==> flow/design.v <==
`timescale 1ns / 1ps
module sorting_system(
    input wire clk,              
    input wire rst_n,            
    input wire btn_manual_1,     
    input wire btn_manual_2,     
    input wire sensor_out,
    output wire s0, s1,
    output wire s2, s3,
    output wire led_r, led_g, led_b,
    input wire ir_sensor,        
    output wire servo_pwm_1,     
    output wire servo_pwm_2,     
    output wire led_ir_status    
);
    wire [1:0] detected_color;  
    tcs3200_core_v3 #(
        .SAMPLE_TIME(2500)
    ) color_sensor_inst (
        .clk(clk), .rst_n(rst_n),
        .sensor_out(sensor_out),
        .s0(s0), .s1(s1), .s2(s2), .s3(s3),
        .color_id(detected_color),
        .led_r(led_r), .led_g(led_g), .led_b(led_b)
    );
    reg ir_s1, ir_s2;
    wire ir_edge;
    always @(posedge clk) begin
        if (rst_n) begin
            ir_s1 <= 1'b1;
            ir_s2 <= 1'b1;
        end else begin
            ir_s1 <= ir_sensor;
            ir_s2 <= ir_s1;
        end
    end
    assign ir_edge = (ir_s2 == 1'b1 && ir_s1 == 1'b0);
    assign led_ir_status = ~ir_s2;  
    reg trig_1, trig_2;
    always @(posedge clk) begin
        if (rst_n) begin
            trig_1 <= 0;
            trig_2 <= 0;
        end else begin
            trig_1 <= 0;
            trig_2 <= 0;
            if (ir_edge) begin
                if (detected_color == 2'd1) trig_1 <= 1;
                else if (detected_color == 2'd2) trig_2 <= 1;
            end
        end
    end
    servo_core #(
        .START_DELAY(26250),
        .HOLD_TIME(30000)
    ) servo_1_inst (
        .clk(clk), .rst_n(rst_n),
        .activate(trig_1 | btn_manual_1),
        .pwm_out(servo_pwm_1)
    );
    servo_core #(
        .START_DELAY(50000),
        .HOLD_TIME(30000)
    ) servo_2_inst (
        .clk(clk), .rst_n(rst_n),
        .activate(trig_2 | btn_manual_2),
        .pwm_out(servo_pwm_2)
    );
endmodule
module tcs3200_core_v3(
    input clk, rst_n, sensor_out,
    output wire s0, s1,
    output reg s2, s3,
    output reg [1:0] color_id,
    output reg led_r, led_g, led_b
);
    assign s0 = 1; assign s1 = 1;  
    parameter SAMPLE_TIME = 12500000;  
    localparam RED=0, BLUE=1, GREEN=2;
    reg [1:0] state;
    reg [31:0] timer, counter;
    reg [31:0] r_val, g_val, b_val;
    reg s_in_d, s_in_d2;
    wire s_edge = s_in_d & ~s_in_d2;
    always @(posedge clk) begin
        if (rst_n) begin s_in_d <= 1'b0; s_in_d2 <= 1'b0; end
        else begin s_in_d <= sensor_out; s_in_d2 <= s_in_d; end
    end
    always @(posedge clk) begin
        if (rst_n) begin
            state <= RED; timer <= 0; counter <= 0; s2 <= 0; s3 <= 0;
            r_val <= 0; g_val <= 0; b_val <= 0;
            color_id <= 0; led_r<=0; led_g<=0; led_b<=0;
        end else begin
            if (timer < SAMPLE_TIME) begin
                timer <= timer + 1;
                if (s_edge) counter <= counter + 1;
            end else begin
                timer <= 0; counter <= 0;
                case(state)
                    RED: begin r_val <= counter; state <= BLUE; s2<=0; s3<=1; end
                    BLUE: begin b_val <= counter; state <= GREEN; s2<=1; s3<=1; end
                    GREEN: begin
                        g_val <= counter; state <= RED; s2<=0; s3<=0;
                        if ((r_val + g_val + b_val) > 1000) begin
                            if(r_val > g_val && r_val > b_val) begin
                                color_id <= 1; led_r<=1; led_g<=0; led_b<=0;
                            end else if(g_val > r_val && g_val > b_val) begin
                                color_id <= 2; led_r<=0; led_g<=1; led_b<=0;
                            end else if(b_val > r_val && b_val > g_val) begin
                                color_id <= 3; led_r<=0; led_g<=0; led_b<=1;
                            end
                        end else begin
                             led_r<=0; led_g<=0; led_b<=0;
                        end
                    end
                    default: begin state <= RED; s2<=0; s3<=0; end
                endcase
            end
        end
    end
endmodule
module servo_core #(
    parameter START_DELAY = 0,       
    parameter HOLD_TIME = 125000000  
)(
    input clk, rst_n, activate,
    output reg pwm_out
);
    parameter PWM_TOP = 2500;        
    parameter MIN_PULSE = 62;        
    parameter TARGET_PULSE = 146;    
    parameter STEP = 1;              
    reg [31:0] cnt;
    reg [31:0] duty;
    localparam IDLE=0, WAIT_DELAY=1, MOVE=2, HOLD=3, RETURN=4;
    reg [2:0] state;
    reg [31:0] general_timer;  
    always @(posedge clk) begin
        if (rst_n) begin
            state <= IDLE; duty <= MIN_PULSE; general_timer <= 0;
            cnt <= 0; pwm_out <= 0;
        end else begin
            if (cnt < PWM_TOP) cnt <= cnt + 1; else cnt <= 0;
            pwm_out <= (cnt < duty) ? 1 : 0;
            case(state)
                IDLE: begin
                    duty <= MIN_PULSE;
                    general_timer <= 0;
                    if (activate) begin
                        if (START_DELAY > 0) state <= WAIT_DELAY;
                        else state <= MOVE;
                    end
                end
                WAIT_DELAY: begin
                    if (general_timer < START_DELAY) begin
                        general_timer <= general_timer + 1;
                    end else begin
                        general_timer <= 0;
                        state <= MOVE;
                    end
                end
                MOVE: begin
                    if (duty < TARGET_PULSE) duty <= duty + STEP;
                    else begin
                        duty <= TARGET_PULSE;
                        general_timer <= 0;
                        state <= HOLD;
                    end
                end
                HOLD: begin
                    if (general_timer < HOLD_TIME) general_timer <= general_timer + 1;
                    else state <= RETURN;
                end
                RETURN: begin
                    if (duty > MIN_PULSE) duty <= duty - STEP;
                    else state <= IDLE;
                end
                default: state <= IDLE;
            endcase
        end
    end
endmodule
# Reports on sorting_system
# Each step is given for the RTL above and for the edited RTL.
# "before" refers to lines of the RTL above, "after" to lines of the edited file.
# "change": "after" minus "before" as printed here. "change_rel_pct": 100 x difference / "before".
setup:
  top_module: "sorting_system"
  clk_port: "clk"
  lib: "sky130hd"
  pvt_corner: "tt_025C_1v80"

# Diff
# The edit as a unified diff against the file above.
# The edit is scripted: it alters the design's behaviour and was not made to optimise anything.
# begin of diff
@@ -103,5 +103,5 @@
                     GREEN: begin
                         g_val <= counter; state <= RED; s2<=0; s3<=0;
-                        if ((r_val + g_val + b_val) > 1000) begin
+                        if ((r_val + g_val + b_val) <= 1000) begin
                             if(r_val > g_val && r_val > b_val) begin
                                 color_id <= 1; led_r<=1; led_g<=0; led_b<=0;
# end of diff

# Word level
# Counts by Yosys on the flattened word-level netlist (proc, flatten, opt, wreduce; memories kept). Register bits leave out memories and registers merged into their read ports (data or address). Print and check cells are left out. Cells with the same type and inputs are merged into one.
classes:
  columns: ["item", "before", "after", "change", "change_rel_pct"]
  rows:
  - ["add_sub_neg", 12, 12, 0, 0.00]
  - ["mux", 47, 47, 0, 0.00]
  - ["cmp", 20, 20, 0, 0.00]
  - ["n_eq", 27, 27, 0, 0.00]
  - ["n_logic", 10, 10, 0, 0.00]
  - ["n_reduce_logical", 29, 29, 0, 0.00]
op_table:
  columns: ["operator", "before", "after", "change", "change_rel_pct"]
  rows:
  - ["32-bit by 10-bit > comparator with 1-bit output with constant B", 1, 0, -1, -100.00]
  - ["32-bit by 10-bit <= comparator with 1-bit output with constant B", 0, 1, 1, null]
# Unchanged operator kinds not shown: 40.
bits:
  columns: ["item", "before", "after", "change", "change_rel_pct"]
  rows:
  - ["regBits", 375, 375, 0, 0.00]
  - ["elab_cells", 173, 173, 0, 0.00]
  - ["in_bits", 6, 6, 0, 0.00]
  - ["out_inout_bits", 10, 10, 0, 0.00]

# Depth
# Yosys ltp: most cells in a row. Word level: on the elaborated netlist, between registers, memories and ports. Mapped: between sequential cells and ports; inverters and the memories' decode and read muxes count.
logic_depth:
  columns: ["item", "before", "after", "change", "change_rel_pct"]
  rows:
  - ["depth_word", 6, 6, 0, 0.00]
  - ["ABC_AREA", "0", "0", null, null]
  - ["ltp_mapped", 15, 14, -1, -6.67]

# Mapped cells and area
# The flow's flattened synthesis, as Yosys stat reports it; memories are mapped. The netlist is that of the ABC_AREA named above (0 if unset); the other value can give another one.
by_type:
  columns: ["type", "before", "after", "change", "change_rel_pct"]
  rows:
  - ["sky130_fd_sc_hd__nor2_1", 261, 285, 24, 9.20]
  - ["sky130_fd_sc_hd__nand4_1", 80, 58, -22, -27.50]
  - ["sky130_fd_sc_hd__or3_1", 13, 31, 18, 138.46]
  - ["sky130_fd_sc_hd__nor3_1", 70, 56, -14, -20.00]
  - ["sky130_fd_sc_hd__a21oi_1", 257, 267, 10, 3.89]
  - ["sky130_fd_sc_hd__o21ai_0", 94, 84, -10, -10.64]
  - ["sky130_fd_sc_hd__nand3_1", 66, 57, -9, -13.64]
  - ["sky130_fd_sc_hd__xor2_1", 60, 51, -9, -15.00]
  - ["sky130_fd_sc_hd__and2_1", 4, 13, 9, 225.00]
  - ["sky130_fd_sc_hd__a21o_1", 62, 69, 7, 11.29]
  - ["sky130_fd_sc_hd__a211oi_1", 18, 25, 7, 38.89]
  - ["sky130_fd_sc_hd__nand2_1", 322, 328, 6, 1.86]
  - ["sky130_fd_sc_hd__a31oi_1", 23, 29, 6, 26.09]
  - ["sky130_fd_sc_hd__o211ai_1", 13, 7, -6, -46.15]
  - ["sky130_fd_sc_hd__clkbuf_1", 96, 91, -5, -5.21]
  - ["sky130_fd_sc_hd__inv_1", 167, 163, -4, -2.40]
  - ["sky130_fd_sc_hd__o21a_1", 17, 13, -4, -23.53]
  - ["sky130_fd_sc_hd__buf_4", 7, 3, -4, -57.14]
# Unchanged cell types not shown: 10.
# The list need not be complete.
synth_totals:
  columns: ["item", "before", "after", "change", "change_rel_pct"]
  rows:
  - ["area_um2", 21275.4, 21438.1, 162.7, 0.76]
  - ["sequential_area_um2", 7607.3, 7607.3, 0.0, 0.00]
  - ["n_buf", 114, 105, -9, -7.89]
  - ["cell_count", 2595, 2623, 28, 1.08]
  - ["ff_cells", 380, 380, 0, 0.00]
# By module: a second synthesis without flattening, with its own total; a netlist apart from the flattened one above.
hier_totals:
  columns: ["item", "before", "after", "change", "change_rel_pct"]
  rows:
  - ["cells_unflattened", 2677, 2681, 4, 0.15]
  - ["hier_area_um2", 22068.7, 22200.0, 131.3, 0.59]
# Each row is one instance without its submodules.
by_module_before:
  columns: ["mod", "n_cells", "mod_seq_area_um2", "mod_area_um2", "n_inst"]
  rows:
  - ["tcs3200_core_v3 #(SAMPLE_TIME=2500)", 1344, 3443.3, 10829.1, 1]
  - ["servo_core", 666, 2042.0, 5662.9, 1]
  - ["servo_core", 655, 2042.0, 5444.0, 1]
  - ["sorting_system", 12, 80.1, 132.6, 1]
by_module_after:
  columns: ["mod", "n_cells", "mod_seq_area_um2", "mod_area_um2", "n_inst"]
  rows:
  - ["tcs3200_core_v3 #(SAMPLE_TIME=2500)", 1348, 3443.3, 10960.5, 1]
  - ["servo_core", 666, 2042.0, 5662.9, 1]
  - ["servo_core", 655, 2042.0, 5444.0, 1]
  - ["sorting_system", 12, 80.1, 132.6, 1]

# Path before layout
# OpenSTA on the mapped netlist: ideal clock, no wires. The path of least setup slack (recovery checks aside). Input and output delay are each 20% of the period. Register names are those of the netlist, which keeps one name where synthesis merged equal registers.
synth_timing:
  columns: ["item", "before", "after", "change", "change_rel_pct"]
  rows:
  - ["path_type", "reg-to-reg", "reg-to-reg", null, null]
  - ["start", "register color_sensor_inst.g_val[1]", "register color_sensor_inst.b_val[1]", null, null]
  - ["end", "register color_sensor_inst.led_g", "register color_sensor_inst.color_id", null, null]
  - ["stages", 14, 15, 1, 7.14]
  - ["path_buffers", 0, 0, 0, null]
  - ["clock_period_ns", 8.0, 8.0, 0.0, 0.00]
  - ["arrival_time_ns", 3.969, 3.803, -0.166, -4.18]
  - ["setup_time_ns", 0.134, 0.124, -0.010, null]
  - ["setup_slack_ns", 3.897, 4.073, 0.176, null]
  - ["path_delay_ns", 4.103, 3.927, -0.176, -4.29]
  - ["synth_period_reached_ns", 4.103, 3.927, -0.176, -4.29]
# "path_delay_ns" = arrival - input delay + setup time.
# "stages" counts driving pins, that of a launching flip-flop among them; a cell with two outputs on the path counts twice.
# "synth_period_reached_ns" is the clock period less the worst setup slack; recovery checks do not enter. This is arithmetic on one report: input and output delays are still those of the set period (20% each).
# Where an end lacks its bit number, it is one bit of the signal, or one of the new flip-flops if synthesis recoded a state register.
# Between the ends stands the longest chain of elaborated cells between them, by number of cells; it is not shown to be the way that was timed. Of several equally long chains one is given.
# A line is the first line of the expression or statement that the cell stems from. Yosys adds cells for indexed reads and writes and turns some case tables into memories.
# A register here has more assigning lines than the two given.
synth_via_before:
  path_cell_list: "sky130_fd_sc_hd__dfxtp_1 sky130_fd_sc_hd__fa_1 sky130_fd_sc_hd__ha_1 sky130_fd_sc_hd__fa_1 sky130_fd_sc_hd__a21o_1 sky130_fd_sc_hd__a221o_2 sky130_fd_sc_hd__a21oi_2 sky130_fd_sc_hd__mux2_1 sky130_fd_sc_hd__a311oi_1 sky130_fd_sc_hd__nand4_1 sky130_fd_sc_hd__or4_1 sky130_fd_sc_hd__or4_4 sky130_fd_sc_hd__or3b_1 sky130_fd_sc_hd__o211ai_1"
  elab_chain_cells: 6
  cone_cells: 16
  classes_between: "add/sub: 2; compare: 5; eq/ne: 1; mux: 4; reduce/logical: 4"
synth_rtl_before:
  columns: ["item", "line", "text"]
  rows:
  - ["start: declaration", 82, "reg [31:0] r_val, g_val, b_val;"]
  - ["start: assignment", 92, "r_val <= 0; g_val <= 0; b_val <= 0;"]
  - ["start: assignment", 104, "g_val <= counter; state <= RED; s2<=0; s3<=0;"]
  - ["32-bit > comparator", 110, "end else if(b_val > r_val && b_val > g_val) begin"]
  - ["1-bit logical AND", 110, null]
  - ["1-bit two-way mux", 110, null]
  - ["1-bit two-way mux", 108, "end else if(g_val > r_val && g_val > b_val) begin"]
  - ["1-bit two-way mux", 106, "if(r_val > g_val && r_val > b_val) begin"]
  - ["1-bit two-way mux", 105, "if ((r_val + g_val + b_val) > 1000) begin"]
  - ["end: assignment", 107, "color_id <= 1; led_r<=1; led_g<=0; led_b<=0;"]
  - ["end: assignment", 109, "color_id <= 2; led_r<=0; led_g<=1; led_b<=0;"]
  - ["end: declaration", 75, "output reg led_r, led_g, led_b"]
synth_via_after:
  path_cell_list: "sky130_fd_sc_hd__dfxtp_1 sky130_fd_sc_hd__fa_1 sky130_fd_sc_hd__ha_1 sky130_fd_sc_hd__inv_1 sky130_fd_sc_hd__fa_1 sky130_fd_sc_hd__nand2b_1 sky130_fd_sc_hd__a21oi_1 sky130_fd_sc_hd__o21ai_2 sky130_fd_sc_hd__and3_1 sky130_fd_sc_hd__nor4_1 sky130_fd_sc_hd__nand4_1 sky130_fd_sc_hd__or4_4 sky130_fd_sc_hd__nor4b_4 sky130_fd_sc_hd__nor2b_1 sky130_fd_sc_hd__a2111o_1"
synth_rtl_after:
  columns: ["item", "line", "text"]
  rows:
  - ["start: declaration", 82, "reg [31:0] r_val, g_val, b_val;"]
  - ["start: assignment", 92, "r_val <= 0; g_val <= 0; b_val <= 0;"]
  - ["start: assignment", 102, "BLUE: begin b_val <= counter; state <= GREEN; s2<=1; s3<=1; end"]
  - ["end: assignment", 93, "color_id <= 0; led_r<=0; led_g<=0; led_b<=0;"]
  - ["end: assignment", 107, "color_id <= 1; led_r<=1; led_g<=0; led_b<=0;"]
  - ["end: declaration", 74, "output reg [1:0] color_id,"]
# after: No chain of elaborated cells between the ends is given.

# Timing after layout
# Path of least setup slack in the final report of each run of pair A (OpenROAD, finished layout, wires in). Where an end is a register, its clock arrival counts in the times.
layout_timing:
  columns: ["item", "before", "after", "change", "change_rel_pct"]
  rows:
  - ["path_type", "reg-to-reg", "reg-to-reg", null, null]
  - ["start", "register color_sensor_inst.g_val[1]", "register color_sensor_inst.b_val[1]", null, null]
  - ["end", "register color_sensor_inst.led_g", "register color_sensor_inst.color_id", null, null]
  - ["path_buffers", 0, 0, 0, null]
  - ["setup_time_ns", 0.13, 0.12, -0.01, null]
  - ["stages", 14, 15, 1, 7.14]
  - ["setup_slack_ns", 3.62, 3.59, -0.03, null]
  - ["clock_period_ns", 8.0, 8.0, 0.0, 0.00]
  - ["arrival_time_ns", 4.83, 4.87, 0.04, 0.83]
# Where an end lacks its bit number, it is one bit of the signal, or one of the new flip-flops if synthesis recoded a state register.
# Between the ends stands the longest chain of elaborated cells between them, by number of cells; it is not shown to be the way that was timed. Of several equally long chains one is given.
# A register here has more assigning lines than the two given.
layout_via_before:
  path_cell_list: "sky130_fd_sc_hd__dfxtp_1 sky130_fd_sc_hd__fa_1 sky130_fd_sc_hd__ha_1 sky130_fd_sc_hd__fa_1 sky130_fd_sc_hd__a21o_1 sky130_fd_sc_hd__a221o_2 sky130_fd_sc_hd__a21oi_2 sky130_fd_sc_hd__mux2_1 sky130_fd_sc_hd__a311oi_1 sky130_fd_sc_hd__nand4_1 sky130_fd_sc_hd__or4_1 sky130_fd_sc_hd__or4_4 sky130_fd_sc_hd__or3b_1 sky130_fd_sc_hd__o211ai_1"
  elab_chain_cells: 6
  cone_cells: 16
  classes_between: "add/sub: 2; compare: 5; eq/ne: 1; mux: 4; reduce/logical: 4"
layout_rtl_before:
  columns: ["item", "line", "text"]
  rows:
  - ["start: declaration", 82, "reg [31:0] r_val, g_val, b_val;"]
  - ["start: assignment", 92, "r_val <= 0; g_val <= 0; b_val <= 0;"]
  - ["start: assignment", 104, "g_val <= counter; state <= RED; s2<=0; s3<=0;"]
  - ["32-bit > comparator", 110, "end else if(b_val > r_val && b_val > g_val) begin"]
  - ["1-bit logical AND", 110, null]
  - ["1-bit two-way mux", 110, null]
  - ["1-bit two-way mux", 108, "end else if(g_val > r_val && g_val > b_val) begin"]
  - ["1-bit two-way mux", 106, "if(r_val > g_val && r_val > b_val) begin"]
  - ["1-bit two-way mux", 105, "if ((r_val + g_val + b_val) > 1000) begin"]
  - ["end: assignment", 107, "color_id <= 1; led_r<=1; led_g<=0; led_b<=0;"]
  - ["end: assignment", 109, "color_id <= 2; led_r<=0; led_g<=1; led_b<=0;"]
  - ["end: declaration", 75, "output reg led_r, led_g, led_b"]
layout_via_after:
  path_cell_list: "sky130_fd_sc_hd__dfxtp_1 sky130_fd_sc_hd__fa_1 sky130_fd_sc_hd__ha_1 sky130_fd_sc_hd__inv_1 sky130_fd_sc_hd__fa_1 sky130_fd_sc_hd__nand2b_1 sky130_fd_sc_hd__a21oi_1 sky130_fd_sc_hd__o21ai_2 sky130_fd_sc_hd__and3_1 sky130_fd_sc_hd__nor4_1 sky130_fd_sc_hd__nand4_1 sky130_fd_sc_hd__or4_4 sky130_fd_sc_hd__nor4b_4 sky130_fd_sc_hd__nor2b_1 sky130_fd_sc_hd__a2111o_1"
layout_rtl_after:
  columns: ["item", "line", "text"]
  rows:
  - ["start: declaration", 82, "reg [31:0] r_val, g_val, b_val;"]
  - ["start: assignment", 92, "r_val <= 0; g_val <= 0; b_val <= 0;"]
  - ["start: assignment", 102, "BLUE: begin b_val <= counter; state <= GREEN; s2<=1; s3<=1; end"]
  - ["end: assignment", 93, "color_id <= 0; led_r<=0; led_g<=0; led_b<=0;"]
  - ["end: assignment", 107, "color_id <= 1; led_r<=1; led_g<=0; led_b<=0;"]
  - ["end: declaration", 74, "output reg [1:0] color_id,"]
# after: No chain of elaborated cells between the ends is given.

# Layout results
# Both versions went through the flow (Yosys, OpenROAD) with the same settings in each pair. Constraints: input delay and output delay 20% of the set period each, output load 0.01 pF.
settings_pair_A:
  CORE_UTILIZATION: 40
  period_ns: 8.0
  CAP_MARGIN: 20
  CORE_MARGIN: 2
  SLEW_MARGIN: 20
results_pair_A:
  columns: ["item", "before", "after", "change", "change_rel_pct"]
  rows:
  - ["synthArea_um2", 21275.4, 21438.1, 162.7, 0.76]
  - ["setupTns_ns", 0.000, 0.000, 0.000, null]
  - ["hold_worst_slack_ns", 0.430, 0.457, 0.027, null]
  - ["die_um2", 55048.9, 55462.6, 413.7, 0.75]
  - ["finish.stdcell_area_um2", 23597.6, 23949.2, 351.6, 1.49]
  - ["worstSetupSlack_ns", 3.622, 3.593, -0.029, null]
